==> flow/design.v <==
`timescale 1ns / 1ps
module signed_unsigned_converter #(parameter WIDTH = 16) (
    input wire [WIDTH-1:0] data_in,   
    input wire is_signed,             
    output reg [WIDTH-1:0] data_out   
);
    reg signed [WIDTH-1:0] signed_data;    
    reg [WIDTH-1:0] unsigned_data;         
    always @(*) begin
        if (is_signed) begin
            signed_data = data_in;   
            unsigned_data = signed_data + (1 << (WIDTH-1));   
            data_out = unsigned_data;
        end else begin
            unsigned_data = data_in;   
            signed_data = unsigned_data - (1 << (WIDTH-1));   
            data_out = signed_data;
        end
    end
endmodule
module clk_divider #(
	parameter FRE_DIV = 2499				 
)(
    input clk,
    input rst_n,               
    output reg sample_en       
);
    localparam W = $clog2(FRE_DIV + 1);
    localparam [W-1:0] LAST = FRE_DIV;
    reg [W-1:0] clk_div;
    always @(posedge clk or negedge rst_n) begin
        if (!rst_n) begin
            clk_div <= {W{1'b0}};
            sample_en <= 1'b0;
        end else begin
            if (clk_div == LAST) begin
                clk_div <= {W{1'b0}};
                sample_en <= 1'b1;
            end else begin
                clk_div <= clk_div + 1'b1;
                sample_en <= 1'b0;
            end
        end
    end
endmodule
module wave_cal #(
    parameter N = 8,                        
    parameter SAMPLE_POINTS = 64,           
    parameter LOG_2_SAMPLE_POINTS = 6,      
    parameter JUDGE_THRESHOLD = 700,        
    parameter FRE_DIV = 1249                
)(
    input wire clk,
    input wire rst_n,
    input wire [N-1:0] data_in_unsigned,
    output reg signed[N-1:0] signal_dc_removed,   
    output reg unsigned[N-1:0] vpp,               
    output reg unsigned[N-1:0] dc_offset,         
    output reg [N-1:0] papr,                      
    output reg is_sine_wave                       
);
    localparam L = LOG_2_SAMPLE_POINTS;
    localparam SW = 2*N - 2 + L;
    localparam [L-1:0] LAST = SAMPLE_POINTS - 1;
    localparam [2*N-3:0] THR = JUDGE_THRESHOLD;
    reg [L-1:0] sample_count_dc;
    reg unsigned[N-1:0] max_value;
    reg unsigned[N-1:0] min_value;
    wire [N:0] max_plus_min = {1'b0, max_value} + {1'b0, min_value};
    wire sample_clk;
    reg [SW-1:0] sum_squares;
    reg [L-1:0] sample_count_id;
    clk_divider #(.FRE_DIV (FRE_DIV)) clk_divider_inst(
        .clk(clk),
        .rst_n(rst_n),
        .sample_en(sample_clk)
    );
    always @(posedge clk or negedge rst_n) begin
        if (!rst_n) begin
            sample_count_dc <= {L{1'b0}};
            max_value <= {N{1'b0}};
            min_value <= {N{1'b1}};
            vpp <= {N{1'b0}};
            dc_offset <= {N{1'b0}};
        end else if (sample_clk) begin
            if (data_in_unsigned > max_value)
                max_value <= data_in_unsigned;
            if (data_in_unsigned < min_value)
                min_value <= data_in_unsigned;
            if (sample_count_dc == LAST) begin
                vpp <= max_value - min_value;
                dc_offset <= max_plus_min[N:1];    
                max_value <= {N{1'b0}};
                min_value <= {N{1'b1}};
                sample_count_dc <= {L{1'b0}};
            end else begin
                sample_count_dc <= sample_count_dc + 1'b1;
            end
        end
    end
    always @(posedge clk or negedge rst_n) begin
        if (!rst_n) begin
            signal_dc_removed <= {N{1'b0}};
        end else if (|dc_offset) begin
            signal_dc_removed <= data_in_unsigned - dc_offset;
        end
    end
    wire signed [2*N-1:0] dc_sq_full = signal_dc_removed * signal_dc_removed;
    wire [2*N-2:0] dc_sq = dc_sq_full[2*N-2:0];
    wire [2*N-1:0] vpp_squared = vpp * vpp;                      
    wire [2*N-4:0] vpp_squared_scaled = vpp_squared[2*N-1:3];    
    wire [SW-L-1:0] valid = sum_squares[SW-1:L];                  
    wire [SW-L-1:0] err_vpp_valid = (valid > vpp_squared_scaled) ?
                                    valid - vpp_squared_scaled :
                                    vpp_squared_scaled - valid;
    wire [2*N-1:0] papr_q = vpp_squared / valid;
    always @(posedge clk or negedge rst_n) begin
        if (!rst_n) begin
            sum_squares <= {SW{1'b0}};
            sample_count_id <= {L{1'b0}};
            is_sine_wave <= 1'b0;
            papr <= {N{1'b0}};
        end else if (sample_clk) begin
            sum_squares <= sum_squares + dc_sq;
            if (sample_count_id == LAST) begin
                if (|valid) papr <= papr_q[N-1:0];
                else papr <= {N{1'b0}};
                is_sine_wave <= (err_vpp_valid < THR);
                sum_squares <= {SW{1'b0}};
                sample_count_id <= {L{1'b0}};
            end else
                sample_count_id <= sample_count_id + 1'b1;
        end
    end
endmodule
module wave_rectifier #( parameter N = 8)(
    input clk,
    input rst_n,
    input signed[N-1:0] signal_dc_removed,
    output reg signal_rectified  	 
);
    always @(posedge clk or negedge rst_n) begin
        if (!rst_n) begin
            signal_rectified <= 1'b0;
        end else begin
			signal_rectified <= ~signal_dc_removed[N-1] & (|signal_dc_removed[N-2:0]);
        end
    end
endmodule
module frequency_counter  #(
	parameter MEASURE_CLK_CNT = 200,		 
	parameter MEASURE_CLK = 20000            
)(
    input clk,
    input sample_en,
    input rst_n,
    input signal_in,          	 
    output [15:0] freq_out 	     
);
    localparam CW = $clog2(MEASURE_CLK_CNT + 1);           
    localparam EW = $clog2(MEASURE_CLK_CNT / 2 + 1);       
    localparam MW = $clog2(MEASURE_CLK + 1);
    localparam PW = $clog2((MEASURE_CLK_CNT / 2) * MEASURE_CLK + 1);
    localparam QW = $clog2(MEASURE_CLK / 2 + 1);
    localparam [CW-1:0] CNT_LAST = MEASURE_CLK_CNT;
    localparam [MW-1:0] MCLK = MEASURE_CLK;
    reg signal_prev;           
    reg [CW-1:0] count_clk;    
    reg [EW-1:0] count_signal; 
    reg [CW-1:0] N1;           
    reg [EW-1:0] N2;           
    reg [QW-1:0] freq_q;
    assign freq_out = freq_q;
    always @(posedge clk or negedge rst_n) begin
        if (!rst_n) begin
            signal_prev <= 1'b0;
        end else if (sample_en) begin
            signal_prev <= signal_in;
        end
    end
    always @(posedge clk or negedge rst_n) begin
        if (!rst_n) begin
            count_clk <= {CW{1'b0}};
            count_signal <= {EW{1'b0}};
            N1 <= {CW{1'b0}};
            N2 <= {EW{1'b0}};
        end else if (sample_en) begin
            count_clk <= count_clk + 1'b1;
            if (signal_in && !signal_prev) begin
                count_signal <= count_signal + 1'b1;
            end
            if (count_clk == CNT_LAST) begin
                N1 <= count_clk;
                N2 <= count_signal;
                count_clk <= {CW{1'b0}};
                count_signal <= {EW{1'b0}};
            end
        end
    end
    wire [PW-1:0] num = N2 * MCLK;
    wire [PW-1:0] quo = num / N1;
    always @(posedge clk or negedge rst_n) begin
        if (!rst_n) begin
            freq_q <= {QW{1'b0}};
        end else if (sample_en && (|N1)) begin
            freq_q <= quo[QW-1:0];
        end
    end
endmodule
module ma_measure #(
	parameter N=8
)(
    input        clk,
    input        sample_en,
    input        rst_n,
	input        ma_measure_enable,
    input  		[N-1:0] vpp,       
    output  	[7:0] ma           
);
    reg [N+13:0] vpp_mult;    
    reg [N+13:0] sum;
    reg [N:0]    ma_temp;
    reg [6:0]    ma_r;
    assign ma = {1'b0, ma_r};
    wire [N+13:0] v = vpp;
    wire [N+17:0] sum22 = sum * 5'd22;
    always @(posedge clk or negedge rst_n) begin
        if (!rst_n) begin
            vpp_mult <= {(N+14){1'b0}};
            sum      <= {(N+14){1'b0}};
            ma_temp  <= {(N+1){1'b0}};
            ma_r     <= 7'd0;
        end else if (sample_en && ma_measure_enable)begin
            vpp_mult <= (v << 13) + (v << 10) + (v << 9) + (v << 8) + (v << 4);
            sum <= vpp_mult + 13'd7143;
            ma_temp <= sum22[N+17:17];
            if (ma_temp < 7'd30)
                ma_r <= 7'd30;
            else if (ma_temp > 7'd100)
                ma_r <= 7'd100;
            else
                ma_r <= ma_temp[6:0];
        end else if (sample_en) ma_r <= 7'd0;
    end
endmodule
module mf_measure#(
	parameter N=16,
	parameter FW=16
)(
    input        clk,
    input        sample_en,
    input        rst_n,
	input        mf_measure_enable,
	input       [FW-1:0] fm_freq,   
    input  		[N-1:0] vpp,        
    output 	    [7:0] mf            
);
    reg [N+9:0] vpp_mult;    
    reg [N+9:0] mf_temp;
    reg [5:0]   mf_r;
    assign mf = {2'b00, mf_r};
    wire [N+9:0] v = vpp;
    wire [N+9:0] quo = vpp_mult / fm_freq;
    always @(posedge clk or negedge rst_n) begin
        if (!rst_n) begin
            vpp_mult <= {(N+10){1'b0}};
            mf_temp  <= {(N+10){1'b0}};
            mf_r     <= 6'd0;
        end else if (sample_en && mf_measure_enable)begin
			vpp_mult <= (v << 10) - (v << 4) - (v << 3);
            mf_temp <= (|fm_freq) ? quo : {(N+10){1'b0}};
            if (mf_temp < 6'd10)
                mf_r <= 6'd10;
            else if (mf_temp > 6'd50)
                mf_r <= 6'd50;
            else
                mf_r <= mf_temp[5:0];
        end
    end
endmodule
module measure #(
	parameter N=8,
	parameter WAVE_DIV=249
	)(
	input clk,
	input sample_en,
	input rst_n,
	input [N-1:0] signal_in_unsigned,
	input ma_measure_enable,
	input mf_measure_enable,
    output is_sine_wave,      		 
	output [15:0] freq_out,
	output [N-1:0]papr,				 
	output unsigned[N-1:0] vpp,
	output unsigned[N-1:0] dc_offset,
	output [7:0] ma,
	output [7:0] mf
);
    wire signed[N-1:0] signal_dc_removed;   	 
 	wire signal_rectified;
	wave_cal #(
		.N(N),
		.SAMPLE_POINTS(512),
		.LOG_2_SAMPLE_POINTS(9),
		.JUDGE_THRESHOLD(700),
		.FRE_DIV(WAVE_DIV)
	)wave_cal_inst(
		.clk(clk),
	    .rst_n(rst_n),
	    .data_in_unsigned(signal_in_unsigned),
	    .signal_dc_removed(signal_dc_removed),
	    .vpp(vpp),
		.dc_offset(dc_offset),
		.papr(papr),
	    .is_sine_wave(is_sine_wave)
	);
 	wave_rectifier #(.N(N)) wave_rectifier_inst(
		.clk(clk),
		.rst_n(rst_n),
		.signal_dc_removed(signal_dc_removed),
		.signal_rectified(signal_rectified)
	);
	frequency_counter #(
		.MEASURE_CLK_CNT(400),
		.MEASURE_CLK(20000)
	)frequency_counter_inst(
		.clk(clk),
		.sample_en(sample_en),
		.rst_n(rst_n),
		.signal_in(signal_rectified),
		.freq_out(freq_out)
	);
	ma_measure #(
		.N(N)
	)ma_measure_inst(
		.clk(clk),
		.sample_en(sample_en),
		.rst_n(rst_n),
		.ma_measure_enable(is_sine_wave & ma_measure_enable),
		.vpp(vpp),
		.ma(ma)
	);
	mf_measure #(
		.N(N),
		.FW(14)
	)mf_measure_inst(
		.clk(clk),
		.sample_en(sample_en),
		.rst_n(rst_n),
		.mf_measure_enable(mf_measure_enable),
		.fm_freq(freq_out[13:0]),
		.vpp(vpp),
		.mf(mf)
	);
endmodule
module data_sele(
    input sys_clk,
    input sys_rst_n,
    input [7:0]askdemod_vpp,
    input [9:0]fskdemod_vpp,
    input [7:0]pskdemod_vpp,
    input [7:0]askdemod_dc_offset,
    input [7:0]ask_papr,
    input [9:0]fsk_papr,
    input [7:0]psk_papr,
    input ask_is_sine_wave,
	input fsk_is_sine_wave,
	input [7:0] askdemod_data,
	input [9:0] fskdemod_data,
	input [7:0] pskdemod_data,
	input [39:0] fir_data_out,
	input [15:0] ask_freq_out,
	input [15:0] fsk_freq_out,
	input [15:0] psk_freq_out,
	input [7:0] ma,
    output reg[7:0] demod_data,
    output [7:0] uart_mod_type,
    output [15:0] uart_demod_fre
);
    reg [2:0]  mod_type;
    reg [13:0] demod_fre;
    assign uart_mod_type = {5'd0, mod_type};
    assign uart_demod_fre = {2'd0, demod_fre};
    always @(posedge sys_clk or negedge sys_rst_n) begin
        if(!sys_rst_n)begin
            demod_data <= 8'd0;
            mod_type <= 3'd0;
            demod_fre <= 14'd0;
        end
        else begin
            if(askdemod_dc_offset < 8'd60) begin
                if(ask_papr > 8'd5)begin
                    if(ma >= 8'd30 && ma <= 8'd35)
                        demod_data <= {askdemod_data[6:0], 1'b0};
                    else demod_data <= askdemod_data;
                    demod_fre <= ask_freq_out[13:0];
                    mod_type <= 3'd1;                    
                end
                else begin
                    demod_data <= askdemod_data;
                    demod_fre <= ask_freq_out[13:0];
                    mod_type <= 3'd2;                    
                end
            end
            else if(fsk_papr >= 10'd20)begin
                demod_data <= pskdemod_data;
                mod_type <= 3'd5;                        
                demod_fre <= psk_freq_out[13:0];
            end
            else if(fsk_papr >= 10'd5)begin
                demod_fre <= fsk_freq_out[13:0];
                mod_type <= 3'd3;                        
                if(fsk_freq_out <= 16'd1500)begin
                    demod_data <= {~fskdemod_data[7], fskdemod_data[4:0], 2'b00};
                end
                else if(fsk_freq_out <= 16'd2500)begin
                    demod_data <= {~fskdemod_data[7], fskdemod_data[5:0], 1'b0};
                end
                else demod_data <= {~fskdemod_data[7], fskdemod_data[6:0]};
            end
            else if(|fsk_papr)begin
                demod_data <= fskdemod_data[9:2];
                demod_fre <= fsk_freq_out[13:0];
                mod_type <= 3'd4;                        
            end
            else begin
                mod_type <= 3'd6;                        
            end
        end
    end
endmodule
module measure_sys(
	input            sys_clk,
	input            sys_rst_n,
	input      [7:0] askdemod_data,    
	input      [9:0] fsk_demod,        
	input      [7:0] pskdemod_data,    
	output     [7:0] demod_data,
	output     [7:0] uart_mod_type,
	output    [15:0] uart_demod_fre,
	output     [7:0] uart_mod_depth,
	output reg [7:0] uart_delta_freq
);
	localparam SAMPLE_DIV = 249;   
	localparam WAVE_DIV   = 24;    
	wire [8:0] fskdemod_data_9;
	wire [9:0] fskdemod_data_10;
	wire [7:0] ma;
	wire [7:0] mf;
	wire ask_is_sine_wave;
	wire fsk_is_sine_wave;
	wire [7:0] askdemod_vpp;
	wire [9:0] fskdemod_vpp;
	wire [7:0] pskdemod_vpp;
	wire [7:0] askdemod_dc_offset;
	wire [7:0] ask_papr;
	wire [9:0] fsk_papr;
	wire [7:0] psk_papr;
	wire [15:0] ask_freq_out;
	wire [15:0] fsk_freq_out;
	wire [15:0] psk_freq_out;
	signed_unsigned_converter #(9) signed_unsigned_converter_fsk2(
		.data_in(fsk_demod[8:0]),
		.is_signed(1'b1),
		.data_out(fskdemod_data_9)
	);
	signed_unsigned_converter #(10) signed_unsigned_converter_fsk3(
		.data_in(fsk_demod),
		.is_signed(1'b1),
		.data_out(fskdemod_data_10)
	);
	wire sample_en;
	clk_divider #(.FRE_DIV(SAMPLE_DIV)) clk_divider_inst(
		.clk(sys_clk),
		.rst_n(sys_rst_n),
		.sample_en(sample_en)
	);
	measure #(.N(8), .WAVE_DIV(WAVE_DIV)) measure_ask(
		.clk(sys_clk),
		.sample_en(sample_en),
		.rst_n(sys_rst_n),
		.signal_in_unsigned(askdemod_data),
		.ma_measure_enable(1'b1),
		.mf_measure_enable(1'b0),
		.is_sine_wave(ask_is_sine_wave),
		.freq_out(ask_freq_out),
		.papr(ask_papr),
		.vpp(askdemod_vpp),
		.dc_offset(askdemod_dc_offset),
		.ma(ma),
		.mf()
	);
	measure #(.N(9), .WAVE_DIV(WAVE_DIV)) measure_fsk(
		.clk(sys_clk),
		.sample_en(sample_en),
		.rst_n(sys_rst_n),
		.signal_in_unsigned(fskdemod_data_9),
		.ma_measure_enable(1'b0),
		.mf_measure_enable(1'b1),
		.is_sine_wave(fsk_is_sine_wave),
		.freq_out(fsk_freq_out),
		.papr(fsk_papr[8:0]),
		.vpp(fskdemod_vpp[8:0]),
		.dc_offset(),
		.ma(),
		.mf(mf)
	);
	assign fsk_papr[9] = 1'b0;
	assign fskdemod_vpp[9] = 1'b0;
	measure #(.N(8), .WAVE_DIV(WAVE_DIV)) measure_psk(
		.clk(sys_clk),
		.sample_en(sample_en),
		.rst_n(sys_rst_n),
		.signal_in_unsigned(pskdemod_data),
		.ma_measure_enable(1'b0),
		.mf_measure_enable(1'b0),
		.is_sine_wave(),
		.freq_out(psk_freq_out),
		.papr(psk_papr),
		.vpp(pskdemod_vpp),
		.dc_offset(),
		.ma(),
		.mf()
	);
	data_sele data_sele_inst(
		.sys_clk(sys_clk),
		.sys_rst_n(sys_rst_n),
		.askdemod_vpp(askdemod_vpp),
		.fskdemod_vpp(fskdemod_vpp),
		.pskdemod_vpp(pskdemod_vpp),
		.ask_papr(ask_papr),
		.fsk_papr(fsk_papr),
		.psk_papr(psk_papr),
		.askdemod_dc_offset(askdemod_dc_offset),
		.ask_is_sine_wave(ask_is_sine_wave),
		.fsk_is_sine_wave(fsk_is_sine_wave),
		.askdemod_data(askdemod_data),
		.fskdemod_data(fskdemod_data_10),
		.pskdemod_data(pskdemod_data),
		.fir_data_out(40'd0),
		.ma(ma),
		.ask_freq_out(ask_freq_out),
		.fsk_freq_out(fsk_freq_out),
		.psk_freq_out(psk_freq_out),
		.demod_data(demod_data),
		.uart_mod_type(uart_mod_type),
		.uart_demod_fre(uart_demod_fre)
	);
	reg [6:0] mod_depth;
	assign uart_mod_depth = {1'b0, mod_depth};
	wire [2:0] mod_type = uart_mod_type[2:0];
	always @(posedge sys_clk or negedge sys_rst_n) begin
		if (!sys_rst_n) begin
			mod_depth <= 7'd0;
			uart_delta_freq <= 8'd0;
		end
		else if (mod_type == 3'd1)
			mod_depth <= ma[6:0];
		else if (mod_type == 3'd3 || mod_type == 3'd4) begin
			mod_depth <= mf[6:0];
			if (mod_type == 3'd3)
				uart_delta_freq <= fskdemod_vpp[7:0];
		end
		else begin
			mod_depth <= 7'd0;
			uart_delta_freq <= 8'd0;
		end
	end
endmodule
Step by step through the tools: measure_sys --
Tool output for the design above before and after an edit, in the order of the flow. "before" refers to lines of the RTL above, "after" to lines of the edited file. "change" is "after" less "before", of the values as shown; "rel. change" is that difference over "before", in percent. A cell with n/a has no value.
Design: top module measure_sys, clock port sys_clk, standard-cell library sky130hd, timing corner tt_025C_1v80

Edit of the RTL --
The edit as a unified diff against the file above. The edit is scripted: it alters the design's behaviour and was not made to optimise anything.
begin of diff
@@ -171,5 +171,7 @@
     reg [EW-1:0] N2;           
     reg [QW-1:0] freq_q;
-    assign freq_out = freq_q;
+    reg [15:0] freq_out_s1;
+    always @(posedge clk) freq_out_s1 <= freq_q;
+    assign freq_out = freq_out_s1;
     always @(posedge clk or negedge rst_n) begin
         if (!rst_n) begin
end of diff

Word-level counts --
Source: Yosys, flattened and elaborated, memories not mapped. Widths are those after wreduce. Registers that Yosys merges into a memory's read port (data or address) are not register bits. Print and check cells do not count. Equal cells are merged and count once.
Storage and ports:
- input port bits | before 28, after 28, change 0, rel. change 0.00%
- register bits | before 549, after 591, change +42, rel. change +7.65%
Operators by class:
- equality and inequality tests | before 16, after 16, change 0, rel. change 0.00%
- bitwise logic cells | before 8, after 8, change 0, rel. change 0.00%
- reduce/logical cells | before 54, after 54, change 0, rel. change 0.00%
- add/sub/neg operators | before 36, after 36, change 0, rel. change 0.00%
- muxes and demuxes | before 67, after 67, change 0, rel. change 0.00%
- magnitude comparators | before 20, after 20, change 0, rel. change 0.00%
- divide/modulo/power cells | before 6, after 6, change 0, rel. change 0.00%
- multipliers | before 8, after 8, change 0, rel. change 0.00%
Unchanged operator kinds not shown: 80.

Logic depth --
Depth = most cells in a row (Yosys ltp): at word level without a register or memory, in the mapped netlist without a sequential cell, where the memories' decode and read muxes count.
Logic depth:
- depth in word-level cells | before 6, after 6, change 0, rel. change 0.00%
- ABC_AREA | before 0, after 0
- mapped depth | before 281, after 284, change +3, rel. change +1.07%

Synthesis result --
The flow's flattened synthesis, as Yosys stat reports it; memories are mapped. The netlist is that of the ABC_AREA named above (0 if unset); the other value can give another one.
Synthesis totals:
- buffer cells | before 338, after 311, change -27, rel. change -7.99%
- standard cells after synthesis | before 11575, after 11489, change -86, rel. change -0.74%
- flip-flop cells | before 538, after 580, change +42, rel. change +7.81%
- cell area after synthesis (um^2) | before 91481.5, after 91741.7, change +260.2, rel. change +0.28%
Cells by type:
- sky130_fd_sc_hd__nor2_1 | before 826, after 928, change +102, rel. change +12.35%
- sky130_fd_sc_hd__o21ai_0 | before 748, after 685, change -63, rel. change -8.42%
- sky130_fd_sc_hd__nand2_1 | before 1092, after 1037, change -55, rel. change -5.04%
- sky130_fd_sc_hd__mux2_2 | before 171, after 215, change +44, rel. change +25.73%
- sky130_fd_sc_hd__dfxtp_1 | before 0, after 42, change +42
- sky130_fd_sc_hd__a21oi_1 | before 645, after 615, change -30, rel. change -4.65%
- sky130_fd_sc_hd__or3_1 | before 91, after 61, change -30, rel. change -32.97%
- sky130_fd_sc_hd__o21a_1 | before 587, after 616, change +29, rel. change +4.94%
- sky130_fd_sc_hd__o211ai_1 | before 101, after 75, change -26, rel. change -25.74%
- sky130_fd_sc_hd__clkbuf_1 | before 278, after 253, change -25, rel. change -8.99%
- sky130_fd_sc_hd__and2_1 | before 152, after 128, change -24, rel. change -15.79%
- sky130_fd_sc_hd__and3_1 | before 83, after 64, change -19, rel. change -22.89%
- sky130_fd_sc_hd__nand3_1 | before 204, after 188, change -16, rel. change -7.84%
- sky130_fd_sc_hd__nor3_1 | before 619, after 634, change +15, rel. change +2.42%
- sky130_fd_sc_hd__o31ai_1 | before 350, after 335, change -15, rel. change -4.29%
- sky130_fd_sc_hd__a21o_1 | before 230, after 245, change +15, rel. change +6.52%
- sky130_fd_sc_hd__a211o_1 | before 23, after 38, change +15, rel. change +65.22%
- sky130_fd_sc_hd__mux2i_1 | before 101, after 114, change +13, rel. change +12.87%
Unchanged cell types not shown: 19. The list need not be complete. The figures by module come from a second, unflattened synthesis with its own total; it is not the netlist above.
Second synthesis, totals:
- cells (unflattened synthesis) | before 18784, after 19006, change +222, rel. change +1.18%
- area (unflattened synthesis) (um^2) | before 147181.2, after 149245.6, change +2064.4, rel. change +1.40%
Each row is one instance without its submodules.
By module, before:
- frequency_counter | area 13743.2 um^2, cells 1838, sequential area 1226.2 um^2, instances 3
- wave_cal | area 16874.9 um^2, cells 2088, sequential area 2262.2 um^2, instances 2
- mf_measure | area 10970.5 um^2, cells 1482, sequential area 975.9 um^2, instances 2
- wave_cal | area 20243.2 um^2, cells 2508, sequential area 2463.6 um^2, instances 1
- mf_measure | area 11278.3 um^2, cells 1500, sequential area 1026.0 um^2, instances 1
- ma_measure #(N=8) | area 4684.5 um^2, cells 545, sequential area 1326.3 um^2, instances 2
- ma_measure #(N=9) | area 5026.1 um^2, cells 585, sequential area 1401.3 um^2, instances 1
- data_sele | area 2003.2 um^2, cells 232, sequential area 625.6 um^2, instances 1
- clk_divider #(FRE_DIV=24) | area 291.5 um^2, cells 25, sequential area 150.1 um^2, instances 3
- measure_sys | area 755.7 um^2, cells 64, sequential area 375.4 um^2, instances 1
- clk_divider #(FRE_DIV=249) | area 419.2 um^2, cells 42, sequential area 225.2 um^2, instances 1
- wave_rectifier #(N=8) | area 47.5 um^2, cells 4, sequential area 25.0 um^2, instances 2
- signed_unsigned_converter #(WIDTH=10) | area 71.3 um^2, cells 10, sequential area 0.0 um^2, instances 1
- signed_unsigned_converter #(WIDTH=9) | area 63.8 um^2, cells 9, sequential area 0.0 um^2, instances 1
before: Modules not listed: 3.
By module, after:
- frequency_counter | area 14431.3 um^2, cells 1912, sequential area 1506.4 um^2, instances 3
- wave_cal | area 16874.9 um^2, cells 2088, sequential area 2262.2 um^2, instances 2
- mf_measure | area 10970.5 um^2, cells 1482, sequential area 975.9 um^2, instances 2
- wave_cal | area 20243.2 um^2, cells 2508, sequential area 2463.6 um^2, instances 1
- mf_measure | area 11278.3 um^2, cells 1500, sequential area 1026.0 um^2, instances 1
- ma_measure #(N=8) | area 4684.5 um^2, cells 545, sequential area 1326.3 um^2, instances 2
- ma_measure #(N=9) | area 5026.1 um^2, cells 585, sequential area 1401.3 um^2, instances 1
- data_sele | area 2003.2 um^2, cells 232, sequential area 625.6 um^2, instances 1
- clk_divider #(FRE_DIV=24) | area 291.5 um^2, cells 25, sequential area 150.1 um^2, instances 3
- measure_sys | area 755.7 um^2, cells 64, sequential area 375.4 um^2, instances 1
- clk_divider #(FRE_DIV=249) | area 419.2 um^2, cells 42, sequential area 225.2 um^2, instances 1
- wave_rectifier #(N=8) | area 47.5 um^2, cells 4, sequential area 25.0 um^2, instances 2
- signed_unsigned_converter #(WIDTH=10) | area 71.3 um^2, cells 10, sequential area 0.0 um^2, instances 1
- signed_unsigned_converter #(WIDTH=9) | area 63.8 um^2, cells 9, sequential area 0.0 um^2, instances 1
after: Modules not listed: 3.

Path before layout --
Path of least setup slack by OpenSTA after synthesis, without wires, with an ideal clock, recovery checks aside; 20% of the period is set as input and as output delay. Where synthesis merged equal registers, the netlist keeps one of their names.
Path post-synthesis:
- path type | before register -> register, after register -> register
- start point | before register measure_fsk.frequency_counter_inst.N2[2], after register measure_psk.frequency_counter_inst.N2[2]
- end point | before register measure_fsk.frequency_counter_inst.freq_q[0], after register measure_psk.frequency_counter_inst.freq_q[0]
- driving pins on the path | before 255, after 274, change +19, rel. change +7.45%
- delay of the path (ns) | before 52.687, after 54.426, change +1.739, rel. change +3.30%
- buffers on the path | before 20, after 19, change -1, rel. change -5.00%
- path slack (ns) | before 47.313, after 45.574, change -1.739
- arrival time (ns) | before 52.563, after 54.295, change +1.732, rel. change +3.30%
- clock period (ns) | before 100.0, after 100.0, change 0.0, rel. change 0.00%
- period reached after synthesis (ns) | before 52.687, after 54.426, change +1.739, rel. change +3.30%
"delay of the path" = arrival - input delay + setup time. "driving pins on the path": output pins that drive a net of the path, with the launching flip-flop's if there is one; two outputs of one cell count as two. "period reached after synthesis" = period - worst setup slack (recovery checks aside). The figure is calculated, with input and output delays left at 20% of the set period. The rows between start and end are the longest chain of elaborated cells between them; the timing report does not say that the signal goes this way. Where chains are equally long, one stands for them. Each line given opens the expression or statement behind the cell; cells for indexed reads and writes are added by Yosys, which also makes memories of some case tables.
Between the ends, post-synthesis, before: cell sequence sky130_fd_sc_hd__dfrtp_1 > sky130_fd_sc_hd__inv_1 > sky130_fd_sc_hd__ha_1 > sky130_fd_sc_hd__ha_1 > sky130_fd_sc_hd__inv_1 > sky130_fd_sc_hd__fa_1 > sky130_fd_sc_hd__fa_1 > sky130_fd_sc_hd__inv_1 > sky130_fd_sc_hd__fa_1 > sky130_fd_sc_hd__a211o_1 > sky130_fd_sc_hd__a2111oi_0 > sky130_fd_sc_hd__o21a_1 > sky130_fd_sc_hd__o21ai_0 > sky130_fd_sc_hd__xnor2_1 > sky130_fd_sc_hd__ha_1 > sky130_fd_sc_hd__nor2_1 > sky130_fd_sc_hd__nor4_4 > sky130_fd_sc_hd__o2111a_1 > (+219 left out) > sky130_fd_sc_hd__o21ai_0 > sky130_fd_sc_hd__nand2b_1 > sky130_fd_sc_hd__a21oi_1 > sky130_fd_sc_hd__nand3_1 > sky130_fd_sc_hd__or4b_4 > sky130_fd_sc_hd__mux2_1 > sky130_fd_sc_hd__ha_1 > sky130_fd_sc_hd__a21o_1 > sky130_fd_sc_hd__a21oi_1 > sky130_fd_sc_hd__nor2b_1 > sky130_fd_sc_hd__o21ai_0 > sky130_fd_sc_hd__nand2_1 > sky130_fd_sc_hd__a21oi_1 > sky130_fd_sc_hd__a21oi_1 > sky130_fd_sc_hd__nor2_1 > sky130_fd_sc_hd__o311ai_0 > sky130_fd_sc_hd__o221a_1 > sky130_fd_sc_hd__a211o_1, length of the longest elaborated chain 2, elaborated cells between the ends (all ways) 2, source lines of those cells 2, those cells by class 1 x mul; 1 x div
RTL lines, path post-synthesis, before:
- start: declaration | RTL line 171 | reg [EW-1:0] N2;
- start: assignment | RTL line 186 | N2 <= {EW{1'b0}};
- start: assignment | RTL line 194 | N2 <= count_signal;
- 8-bit by 10-bit multiplier with 17-bit output | RTL line 200 | wire [PW-1:0] num = N2 * MCLK;
- 22-bit by 9-bit divider with 22-bit output | RTL line 201 | wire [PW-1:0] quo = num / N1;
- end: assignment | RTL line 204 | freq_q <= {QW{1'b0}};
- end: assignment | RTL line 206 | freq_q <= quo[QW-1:0];
- end: declaration | RTL line 172 | reg [QW-1:0] freq_q;
Between the ends, post-synthesis, after: cell sequence sky130_fd_sc_hd__dfrtp_1 > sky130_fd_sc_hd__inv_1 > sky130_fd_sc_hd__ha_1 > sky130_fd_sc_hd__ha_1 > sky130_fd_sc_hd__inv_1 > sky130_fd_sc_hd__fa_1 > sky130_fd_sc_hd__fa_1 > sky130_fd_sc_hd__inv_1 > sky130_fd_sc_hd__fa_1 > sky130_fd_sc_hd__nand3_1 > sky130_fd_sc_hd__a32oi_1 > sky130_fd_sc_hd__o31a_1 > sky130_fd_sc_hd__a31o_2 > sky130_fd_sc_hd__xnor2_1 > sky130_fd_sc_hd__ha_1 > sky130_fd_sc_hd__nand2_1 > sky130_fd_sc_hd__nor2_1 > sky130_fd_sc_hd__nand4b_1 > (+238 left out) > sky130_fd_sc_hd__a21oi_1 > sky130_fd_sc_hd__or3b_2 > sky130_fd_sc_hd__a211oi_2 > sky130_fd_sc_hd__nand4_1 > sky130_fd_sc_hd__buf_2 > sky130_fd_sc_hd__mux2_1 > sky130_fd_sc_hd__ha_1 > sky130_fd_sc_hd__nor2b_1 > sky130_fd_sc_hd__o21ai_0 > sky130_fd_sc_hd__nand2_1 > sky130_fd_sc_hd__a21oi_1 > sky130_fd_sc_hd__nand2_1 > sky130_fd_sc_hd__nand2_1 > sky130_fd_sc_hd__a21oi_1 > sky130_fd_sc_hd__or4_1 > sky130_fd_sc_hd__or3_1 > sky130_fd_sc_hd__a2111oi_0 > sky130_fd_sc_hd__o21ai_1, length of the longest elaborated chain 2, elaborated cells between the ends (all ways) 2, source lines of those cells 2, those cells by class 1 x mul; 1 x div
RTL lines, path post-synthesis, after:
- start: declaration | RTL line 171 | reg [EW-1:0] N2;
- start: assignment | RTL line 188 | N2 <= {EW{1'b0}};
- start: assignment | RTL line 196 | N2 <= count_signal;
- 8-bit by 10-bit multiplier with 17-bit output | RTL line 202 | wire [PW-1:0] num = N2 * MCLK;
- 22-bit by 9-bit divider with 22-bit output | RTL line 203 | wire [PW-1:0] quo = num / N1;
- end: assignment | RTL line 206 | freq_q <= {QW{1'b0}};
- end: assignment | RTL line 208 | freq_q <= quo[QW-1:0];
- end: declaration | RTL line 172 | reg [QW-1:0] freq_q;

Worst path after layout --
From the final timing report of each run of pair A: the path of least setup slack in the routed layout; clock arrival at registers is part of the times.
Path post-layout:
- path type | before register -> register, after register -> register
- start point | before register measure_fsk.frequency_counter_inst.N2[3], after register measure_psk.frequency_counter_inst.N2[3]
- end point | before register measure_fsk.frequency_counter_inst.freq_q[0], after register measure_psk.frequency_counter_inst.freq_q[0]
- path slack (ns) | before 39.07, after 38.32, change -0.75
- clock period (ns) | before 100.0, after 100.0, change 0.0, rel. change 0.00%
- arrival time (ns) | before 61.49, after 62.26, change +0.77, rel. change +1.25%
- driving pins on the path | before 240, after 261, change +21, rel. change +8.75%
- buffers on the path | before 1, after 1, change 0, rel. change 0.00%
The rows between start and end are the longest chain of elaborated cells between them; the timing report does not say that the signal goes this way. Where chains are equally long, one stands for them.
Between the ends, post-layout, before: cell sequence sky130_fd_sc_hd__dfrtp_1 > sky130_fd_sc_hd__inv_1 > sky130_fd_sc_hd__ha_1 > sky130_fd_sc_hd__ha_1 > sky130_fd_sc_hd__inv_1 > sky130_fd_sc_hd__fa_1 > sky130_fd_sc_hd__fa_1 > sky130_fd_sc_hd__inv_1 > sky130_fd_sc_hd__fa_1 > sky130_fd_sc_hd__a211o_1 > sky130_fd_sc_hd__a2111oi_0 > sky130_fd_sc_hd__o21a_1 > sky130_fd_sc_hd__o21ai_0 > sky130_fd_sc_hd__xnor2_1 > sky130_fd_sc_hd__ha_1 > sky130_fd_sc_hd__nor2_1 > sky130_fd_sc_hd__nor4_4 > sky130_fd_sc_hd__o2111a_1 > (+204 left out) > sky130_fd_sc_hd__o21ai_0 > sky130_fd_sc_hd__nand2b_1 > sky130_fd_sc_hd__a21oi_1 > sky130_fd_sc_hd__nand3_1 > sky130_fd_sc_hd__or4b_4 > sky130_fd_sc_hd__mux2_1 > sky130_fd_sc_hd__ha_1 > sky130_fd_sc_hd__a21o_1 > sky130_fd_sc_hd__a21oi_1 > sky130_fd_sc_hd__nor2b_1 > sky130_fd_sc_hd__o21ai_0 > sky130_fd_sc_hd__nand2_1 > sky130_fd_sc_hd__a21oi_1 > sky130_fd_sc_hd__a21oi_1 > sky130_fd_sc_hd__nor2_1 > sky130_fd_sc_hd__o311ai_0 > sky130_fd_sc_hd__o221a_1 > sky130_fd_sc_hd__a211o_1, length of the longest elaborated chain 2, elaborated cells between the ends (all ways) 2, source lines of those cells 2, those cells by class 1 x mul; 1 x div
RTL lines, path post-layout, before:
- start: declaration | RTL line 171 | reg [EW-1:0] N2;
- start: assignment | RTL line 186 | N2 <= {EW{1'b0}};
- start: assignment | RTL line 194 | N2 <= count_signal;
- 8-bit by 10-bit multiplier with 17-bit output | RTL line 200 | wire [PW-1:0] num = N2 * MCLK;
- 22-bit by 9-bit divider with 22-bit output | RTL line 201 | wire [PW-1:0] quo = num / N1;
- end: assignment | RTL line 204 | freq_q <= {QW{1'b0}};
- end: assignment | RTL line 206 | freq_q <= quo[QW-1:0];
- end: declaration | RTL line 172 | reg [QW-1:0] freq_q;
Between the ends, post-layout, after: cell sequence sky130_fd_sc_hd__dfrtp_1 > sky130_fd_sc_hd__inv_1 > sky130_fd_sc_hd__ha_1 > sky130_fd_sc_hd__ha_1 > sky130_fd_sc_hd__inv_1 > sky130_fd_sc_hd__fa_1 > sky130_fd_sc_hd__fa_1 > sky130_fd_sc_hd__inv_1 > sky130_fd_sc_hd__fa_1 > sky130_fd_sc_hd__nand3_1 > sky130_fd_sc_hd__a32oi_1 > sky130_fd_sc_hd__o31a_1 > sky130_fd_sc_hd__a31o_2 > sky130_fd_sc_hd__xnor2_1 > sky130_fd_sc_hd__ha_1 > sky130_fd_sc_hd__nand2_1 > sky130_fd_sc_hd__nor2_1 > sky130_fd_sc_hd__nand4b_1 > (+225 left out) > sky130_fd_sc_hd__or3b_2 > sky130_fd_sc_hd__a211oi_2 > sky130_fd_sc_hd__nand4_1 > sky130_fd_sc_hd__mux2_2 > sky130_fd_sc_hd__ha_1 > sky130_fd_sc_hd__a21o_1 > sky130_fd_sc_hd__a21oi_1 > sky130_fd_sc_hd__nor2b_1 > sky130_fd_sc_hd__o21ai_0 > sky130_fd_sc_hd__nand2_1 > sky130_fd_sc_hd__a21oi_1 > sky130_fd_sc_hd__nand2_1 > sky130_fd_sc_hd__nand2_1 > sky130_fd_sc_hd__a21oi_1 > sky130_fd_sc_hd__or4_1 > sky130_fd_sc_hd__or3_1 > sky130_fd_sc_hd__a2111oi_0 > sky130_fd_sc_hd__o21ai_1, length of the longest elaborated chain 2, elaborated cells between the ends (all ways) 2, source lines of those cells 2, those cells by class 1 x mul; 1 x div
RTL lines, path post-layout, after:
- start: declaration | RTL line 171 | reg [EW-1:0] N2;
- start: assignment | RTL line 188 | N2 <= {EW{1'b0}};
- start: assignment | RTL line 196 | N2 <= count_signal;
- 8-bit by 10-bit multiplier with 17-bit output | RTL line 202 | wire [PW-1:0] num = N2 * MCLK;
- 22-bit by 9-bit divider with 22-bit output | RTL line 203 | wire [PW-1:0] quo = num / N1;
- end: assignment | RTL line 206 | freq_q <= {QW{1'b0}};
- end: assignment | RTL line 208 | freq_q <= quo[QW-1:0];
- end: declaration | RTL line 172 | reg [QW-1:0] freq_q;

Layout results --
Runs of the flow (Yosys, OpenROAD) on both versions; the two runs of a pair have the same settings. The constraints put input and output delay at 20% of the set period each and load the outputs with 0.01 pF.
Settings, pair A: period_ns 100.0, CAP_MARGIN 20, CORE_MARGIN 2, CORE_UTILIZATION 40, SLEW_MARGIN 20
Results, pair A:
- die footprint (um^2) | before 232546.0, after 233202.0, change +656.0, rel. change +0.28%
- standard-cell area of the final layout (um^2) | before 98202.9, after 98519.5, change +316.6, rel. change +0.32%
- period reached (ns) | before 60.930, after 61.683, change +0.753, rel. change +1.24%
- smallest setup slack (ns) | before 39.070, after 38.317, change -0.753
- worst hold slack in the final report (ns) | before 0.472, after 0.363, change -0.109
- post-route utilization | before 0.432, after 0.433, change +0.001
- area of the synthesized netlist (um^2) | before 91481.5, after 91741.7, change +260.2, rel. change +0.28%
- setup total negative slack (ns) | before 0.000, after 0.000, change 0.000
Settings, pair B: CAP_MARGIN 0, CELL_PAD_IN_SITES_GLOBAL_PLACEMENT 2, CORE_ASPECT_RATIO 0.98, CORE_UTILIZATION 33, GPL_ROUTABILITY_DRIVEN 0, MAX_ROUTING_LAYER met4, MIN_ROUTING_LAYER met1, PLACE_DENSITY_LB_ADDON 0.22, SETUP_SLACK_MARGIN 5.0, period_ns 64.9, CORE_MARGIN 2, SLEW_MARGIN 20
Results, pair B:
- die footprint (um^2) | before 281444.0, after 282241.0, change +797.0, rel. change +0.28%
- standard-cell area of the final layout (um^2) | before 100033.0, after 100409.0, change +376.0, rel. change +0.38%
- period reached (ns) | before 56.005, after 55.816, change -0.189, rel. change -0.34%
- smallest setup slack (ns) | before 8.895, after 9.084, change +0.189
- worst hold slack in the final report (ns) | before 0.472, after 0.360, change -0.112
- post-route utilization | before 0.362, after 0.363, change +0.001
- area of the synthesized netlist (um^2) | before 91481.5, after 91741.7, change +260.2, rel. change +0.28%
- setup total negative slack (ns) | before 0.000, after 0.000, change 0.000
"period reached" means the clock period less the worst setup slack. The figure is calculated, with input and output delays left at 20% of the set period.
